==> flow/design.v <==
module fp1(sig1, sig2, exp1, exp2, sign1, sign2, signew, expnew, signnew);
input wire [10:0] sig1, sig2; 
input wire [3:0] exp1, exp2;
input wire sign1, sign2;
output wire [21:0] signew;
output wire [4:0] expnew;
output wire signnew;
assign expnew = exp1 + exp2 - 3'b111;
assign signew = sig1 * sig2;
assign signnew = sign1 ^ sign2;
endmodule
module fp2(sig, exp, sign, fp_result, under, over);
input wire [21:0] sig;
input wire [4:0] exp;
input wire sign;
output wire [15:0] fp_result;
output wire under, over;
reg [21:0] tempsig;
reg [4:0] tempexp;
reg underflow;
reg overflow;
always @(*)
begin
	if(sig[20]==1'b0)
		begin
			tempsig = sig >> 1;
			tempexp = exp + 1'b1;
		end
	else 
		begin
			tempsig = sig;
			tempexp = exp;
		end
	if (tempexp > 5'd24) underflow = 1'b1;
	else underflow = 1'b0;
	if (tempexp[4]==1) overflow = 1'b1;
	else overflow =1'b0;
end
assign fp_result = {sign, tempexp[3:0], tempsig[19:9] };
assign under = underflow;
assign over = overflow;
endmodule
module fp_mul(clk, op1, op2, result, under, over);
input wire clk;
input wire [15:0] op1, op2;
output reg [15:0] result;
output reg under, over;
reg [15:0] op1reg, op2reg;
wire [21:0] signew;
wire [4:0] expnew;
wire signnew;
wire [15:0] fp_result;
wire fp_under, fp_over;
always @(posedge clk)
begin
	op1reg <= op1;
	op2reg <= op2;
	result <= fp_result;
	under <= fp_under;
	over <= fp_over;
end
fp1 stage1(.sig1(op1reg[10:0]), .sig2(op2reg[10:0]), .exp1(op1reg[14:11]), .exp2(op2reg[14:11]),
	.sign1(op1reg[15]), .sign2(op2reg[15]), .signew(signew), .expnew(expnew), .signnew(signnew));
fp2 stage2(.sig(signew), .exp(expnew), .sign(signnew), .fp_result(fp_result), .under(fp_under), .over(fp_over));
endmodule
Ticket comment

* Step by step through the tools: fp_mul *
Module fp_mul before and after one edit of its RTL, step after step.
Lines under "unedited" count in the file above, lines under "edited" in the edited file.
"change" is "edited" less "unedited", of the values as shown.
Operators: Yosys type, input widths -> output width; for muxes data width and select width s.
Cell names lack the library's common part.
The mark -- stands for no value.

design
  top module = fp_mul
  clock port = clk
  standard-cell library = sky130hd
  corner = tt_025C_1v80

* Diff *
Unified diff, file above to edited file.
The edit is scripted: it alters the design's behaviour and was not made to optimise anything.

begin of diff
@@ -41,9 +41,11 @@
 assign over = overflow;
 endmodule
-module fp_mul(clk, op1, op2, result, under, over);
+module fp_mul(clk, op1_in, op2, result, under, over);
 input wire clk;
-input wire [15:0] op1, op2;
+input wire [15:0] op1_in, op2;
 output reg [15:0] result;
 output reg under, over;
+reg [15:0] op1;
+always @(posedge clk) op1 <= op1_in;
 reg [15:0] op1reg, op2reg;
 wire [21:0] signew;
end of diff

* Word level *
Source: Yosys, flattened and elaborated, memories not mapped. Widths are those after wreduce. Registers that Yosys merges into a memory's read port (data or address) are not register bits. Print and check cells do not count. Equal cells are merged and count once.

word-level totals
  what                     unedited  edited  change
  bits in registers        50        66      +16
  bits of input ports      33        33      0
  output and inout bits    18        18      0
  cells after elaboration  16        17      +1

operators by class
  what                       unedited  edited  change
  add/subtract/negate cells  3         3       0
  $mul                       1         1       0
  $lt $le $gt $ge            1         1       0
  mux-type cells             4         4       0
  bitwise logic cells        1         1       0

operators with widths
  cell                 unedited  edited  change
  $mux 1               2         2       0
  $add 4x4->5          1         1       0
  $add 5x1->5 const B  1         1       0
  $gt 5x5->1 const B   1         1       0
  $mul 11x11->21       1         1       0
  $mux 19              1         1       0
  $mux 5               1         1       0
  $sub 5x3->5 const B  1         1       0
  $xor 1x1->1          1         1       0

* Longest topological paths *
Yosys ltp: most cells in a row. Word level: on the elaborated netlist, between registers, memories and ports. Mapped: between sequential cells and ports; inverters and the memories' decode and read muxes count.

logic depth
  what                          unedited  edited  change
  depth after elaboration       6         6       0
  ABC_AREA                      0         0       --
  mapped depth                  21        23      +2
  depth with buffers taken out  19        20      +1

* Synthesis result *
Yosys stat after the flow's synthesis: flattened, memories mapped to cells. It holds for the ABC_AREA given above (unset counts as 0); a run with the other value may have another netlist.

cell types
  cell      unedited  edited  change
  dfxtp_1   50        66      +16
  nand2_1   61        72      +11
  nor2_1    3         11      +8
  nand3_1   7         2       -5
  xnor2_1   10        7       -3
  nor3_1    8         5       -3
  o21a_1    5         2       -3
  a31o_2    3         0       -3
  o21ai_1   3         0       -3
  nand2b_1  0         3       +3
  o21ai_0   7         9       +2
  a21o_1    5         7       +2
  mux2i_1   3         1       -2
  o31ai_1   3         1       -2
  a211oi_2  2         0       -2
  a21boi_1  2         0       -2
  a221oi_2  2         0       -2
  a31oi_1   2         4       +2

The list need not be complete.

synthesis totals
  what                     unedited  edited   change
  cells in the netlist     566       583      +17
  chip area (Yosys) (µm²)  5,371.4   5,601.6  +230.2
  sequential area (µm²)    1,001.0   1,321.3  +320.3
  flip-flops               50        66       +16
  buffer cells             24        27       +3

By module: a second synthesis without flattening, with its own total; a netlist apart from the flattened one above.

second synthesis, totals
  what                                unedited  edited   change
  cells (unflattened synthesis)       593       619      +26
  area (unflattened synthesis) (µm²)  5,511.5   5,878.1  +366.6

Each row is one instance without its submodules.

by module, unedited
  module  instances  cells  area (µm²)  sequential area (µm²)
  fp1     1          519    4,269.1     0.0
  fp_mul  1          50     1,001.0     1,001.0
  fp2     1          24     241.5       0.0

by module, edited
  module  instances  cells  area (µm²)  sequential area (µm²)
  fp1     1          529    4,315.4     0.0
  fp_mul  1          66     1,321.3     1,321.3
  fp2     1          24     241.5       0.0

* Path before layout *
OpenSTA on the mapped netlist: ideal clock, no wires. The path of least setup slack (recovery checks aside). Input and output delay are each 20% of the period. Register names are those of the netlist, which keeps one name where synthesis merged equal registers.

timing path post-synthesis
  what                           unedited              edited                change
  kind                           register to register  register to register  --
  start                          reg op2reg[10]        reg op2reg[4]         --
  end                            reg result[4]         reg result[8]         --
  clock period (ns)              5.3                   5.3                   0.0
  library setup time (ns)        0.079                 0.119                 +0.040
  time at the first pin (ns)     0.000                 0.000                 0.000
  arrival time (ns)              5.235                 5.235                 0.000
  data required time (ns)        5.221                 5.181                 -0.040
  path slack (ns)                -0.014                -0.053                -0.039
  path delay (ns)                5.314                 5.354                 +0.040
  driving pins on the path       20                    21                    +1
  buffers on the path            2                     2                     0
  synthesis period reached (ns)  5.314                 5.353                 +0.039

"path delay" is the arrival time less input delay plus setup time.
"driving pins on the path" counts driving pins, that of a launching flip-flop among them; a cell with two outputs on the path counts twice.
"synthesis period reached" is the clock period less the worst setup slack; recovery checks do not enter. This is arithmetic on one report: input and output delays are still those of the set period (20% each).
Between the ends stands the longest chain of elaborated cells between them, by number of cells; it is not shown to be the way that was timed. Of several equally long chains one is given.
A line is the first line of the expression or statement that the cell stems from. Yosys adds cells for indexed reads and writes and turns some case tables into memories.

on the way, post-synthesis, unedited
  path through = dfxtp_1 -> clkbuf_1 -> nand2_1 -> fa_1 -> fa_1 -> inv_1 -> fa_1 -> fa_1 -> inv_1 -> fa_1 -> inv_1 -> ha_1 -> and3_1 -> and3_1 -> o211ai_1 -> a21boi_1 -> o31ai_1 -> clkbuf_1 -> a21boi_0 -> a211oi_2
  length of the longest elaborated chain = 2
  elaborated cells between the ends (all ways) = 2
  source lines of those cells = 2
  classes of those cells = 1 x mul; 1 x mux

ends and longest elaborated chain, post-synthesis, unedited
  what                line  text
  start: declaration  48    reg [15:0] op1reg, op2reg;
  start: assignment   57    op2reg <= op2;
  $mul 11x11->21      9     assign signew = sig1 * sig2;
  $mux 19             24    if(sig[20]==1'b0)
  end: assignment     58    result <= fp_result;
  end: declaration    46    output reg [15:0] result;

on the way, post-synthesis, edited
  path through = dfxtp_1 -> clkbuf_1 -> nand2_1 -> fa_1 -> inv_1 -> fa_1 -> fa_1 -> fa_1 -> inv_1 -> fa_1 -> inv_1 -> ha_1 -> a21oi_1 -> o21ai_0 -> a31oi_1 -> a21o_1 -> nand4_1 -> nor2b_2 -> buf_6 -> mux2_4 -> o221a_1
  length of the longest elaborated chain = 2
  elaborated cells between the ends (all ways) = 2
  source lines of those cells = 2
  classes of those cells = 1 x mul; 1 x mux

ends and longest elaborated chain, post-synthesis, edited
  what                line  text
  start: declaration  50    reg [15:0] op1reg, op2reg;
  start: assignment   59    op2reg <= op2;
  $mul 11x11->21      9     assign signew = sig1 * sig2;
  $mux 19             24    if(sig[20]==1'b0)
  end: assignment     60    result <= fp_result;
  end: declaration    46    output reg [15:0] result;

* Path in the finished layout *
Path of least setup slack in the final report of the runs of set A (OpenROAD, finished layout, wires in). Where an end is a register, its clock arrival counts in the times.

timing path post-layout
  what                        unedited              edited                change
  kind                        register to register  register to register  --
  start                       reg op2reg[5]         reg op2reg[7]         --
  end                         reg result[7]         reg result[8]         --
  clock period (ns)           5.3                   5.3                   0.0
  library setup time (ns)     0.08                  0.11                  +0.03
  time at the first pin (ns)  0.31                  0.34                  +0.03
  arrival time (ns)           5.32                  5.41                  +0.09
  data required time (ns)     5.52                  5.55                  +0.03
  path slack (ns)             0.20                  0.14                  -0.06
  driving pins on the path    18                    18                    0
  buffers on the path         3                     1                     -2

Between the ends stands the longest chain of elaborated cells between them, by number of cells; it is not shown to be the way that was timed. Of several equally long chains one is given.

on the way, post-layout, unedited
  path through = dfxtp_4 -> buf_4 -> buf_4 -> and2_1 -> fa_1 -> fa_1 -> fa_1 -> fa_1 -> ha_1 -> ha_1 -> a21oi_1 -> o21ai_1 -> a31o_2 -> o21ai_4 -> nand4_1 -> buf_4 -> a31o_2 -> a221oi_2
  length of the longest elaborated chain = 2
  elaborated cells between the ends (all ways) = 2
  source lines of those cells = 2
  classes of those cells = 1 x mul; 1 x mux

ends and longest elaborated chain, post-layout, unedited
  what                line  text
  start: declaration  48    reg [15:0] op1reg, op2reg;
  start: assignment   57    op2reg <= op2;
  $mul 11x11->21      9     assign signew = sig1 * sig2;
  $mux 19             24    if(sig[20]==1'b0)
  end: assignment     58    result <= fp_result;
  end: declaration    46    output reg [15:0] result;

on the way, post-layout, edited
  path through = dfxtp_2 -> and2_1 -> fa_1 -> fa_1 -> fa_1 -> fa_1 -> inv_2 -> fa_1 -> inv_2 -> ha_4 -> buf_4 -> and3_4 -> o2111ai_4 -> a21o_1 -> nand4_1 -> nor2b_4 -> mux2_4 -> o221a_1
  length of the longest elaborated chain = 2
  elaborated cells between the ends (all ways) = 2
  source lines of those cells = 2
  classes of those cells = 1 x mul; 1 x mux

ends and longest elaborated chain, post-layout, edited
  what                line  text
  start: declaration  50    reg [15:0] op1reg, op2reg;
  start: assignment   59    op2reg <= op2;
  $mul 11x11->21      9     assign signew = sig1 * sig2;
  $mux 19             24    if(sig[20]==1'b0)
  end: assignment     60    result <= fp_result;
  end: declaration    46    output reg [15:0] result;

* Flow runs *
Runs of the flow (Yosys, OpenROAD) on both versions; the two runs of a pair have the same settings. The constraints put input and output delay at 20% of the set period each and load the outputs with 0.01 pF.

flow settings, set A
  period_ns = 5.3
  CAP_MARGIN = 20
  CORE_MARGIN = 2
  CORE_UTILIZATION = 40
  SLEW_MARGIN = 20

measured results, set A
  what                                   unedited  edited    change
  netlist area reported by Yosys (µm²)   5,371.4   5,601.6   +230.2
  area of the die (µm²)                  14,371.2  14,967.1  +595.9
  standard-cell area after layout (µm²)  6,711.4   7,269.5   +558.1
  final utilization                      0.509     0.528     +0.019
  setup slack of the worst path (ns)     0.202     0.142     -0.060
  setup TNS (ns)                         0.000     0.000     0.000
  worst hold slack (ns)                  0.425     0.313     -0.112
  overall power (mW)                     3.614     4.186     +0.572
  period reached (ns)                    5.098     5.158     +0.060

flow settings, set B
  ABC_AREA = 0
  CELL_PAD_IN_SITES_DETAIL_PLACEMENT = 0
  CORE_MARGIN = 8
  CORE_UTILIZATION = 50
  CTS_CLUSTER_DIAMETER = 351
  GPL_TIMING_DRIVEN = 1
  TNS_END_PERCENT = 35
  period_ns = 3.19
  CAP_MARGIN = 20
  SLEW_MARGIN = 20

measured results, set B
  what                                   unedited  edited    change
  netlist area reported by Yosys (µm²)   5,371.4   5,601.6   +230.2
  area of the die (µm²)                  14,314.9  14,846.2  +531.3
  standard-cell area after layout (µm²)  7,116.8   7,358.3   +241.5
  final utilization                      0.668     0.676     +0.008
  setup slack of the worst path (ns)     -1.792    -1.900    -0.108
  setup TNS (ns)                         -29.481   -29.677   -0.196
  worst hold slack (ns)                  0.428     0.328     -0.100
  overall power (mW)                     6.951     7.062     +0.111
  period reached (ns)                    4.982     5.090     +0.108

"period reached" is the run's clock period less its worst setup slack. It is reckoned from that one timing run; input and output delays stay at 20% of the period that was set.
By "overall power" is meant OpenSTA's value without simulated activity: inputs other than the clock are taken to toggle once in ten clock periods, and the tool carries that through the logic.
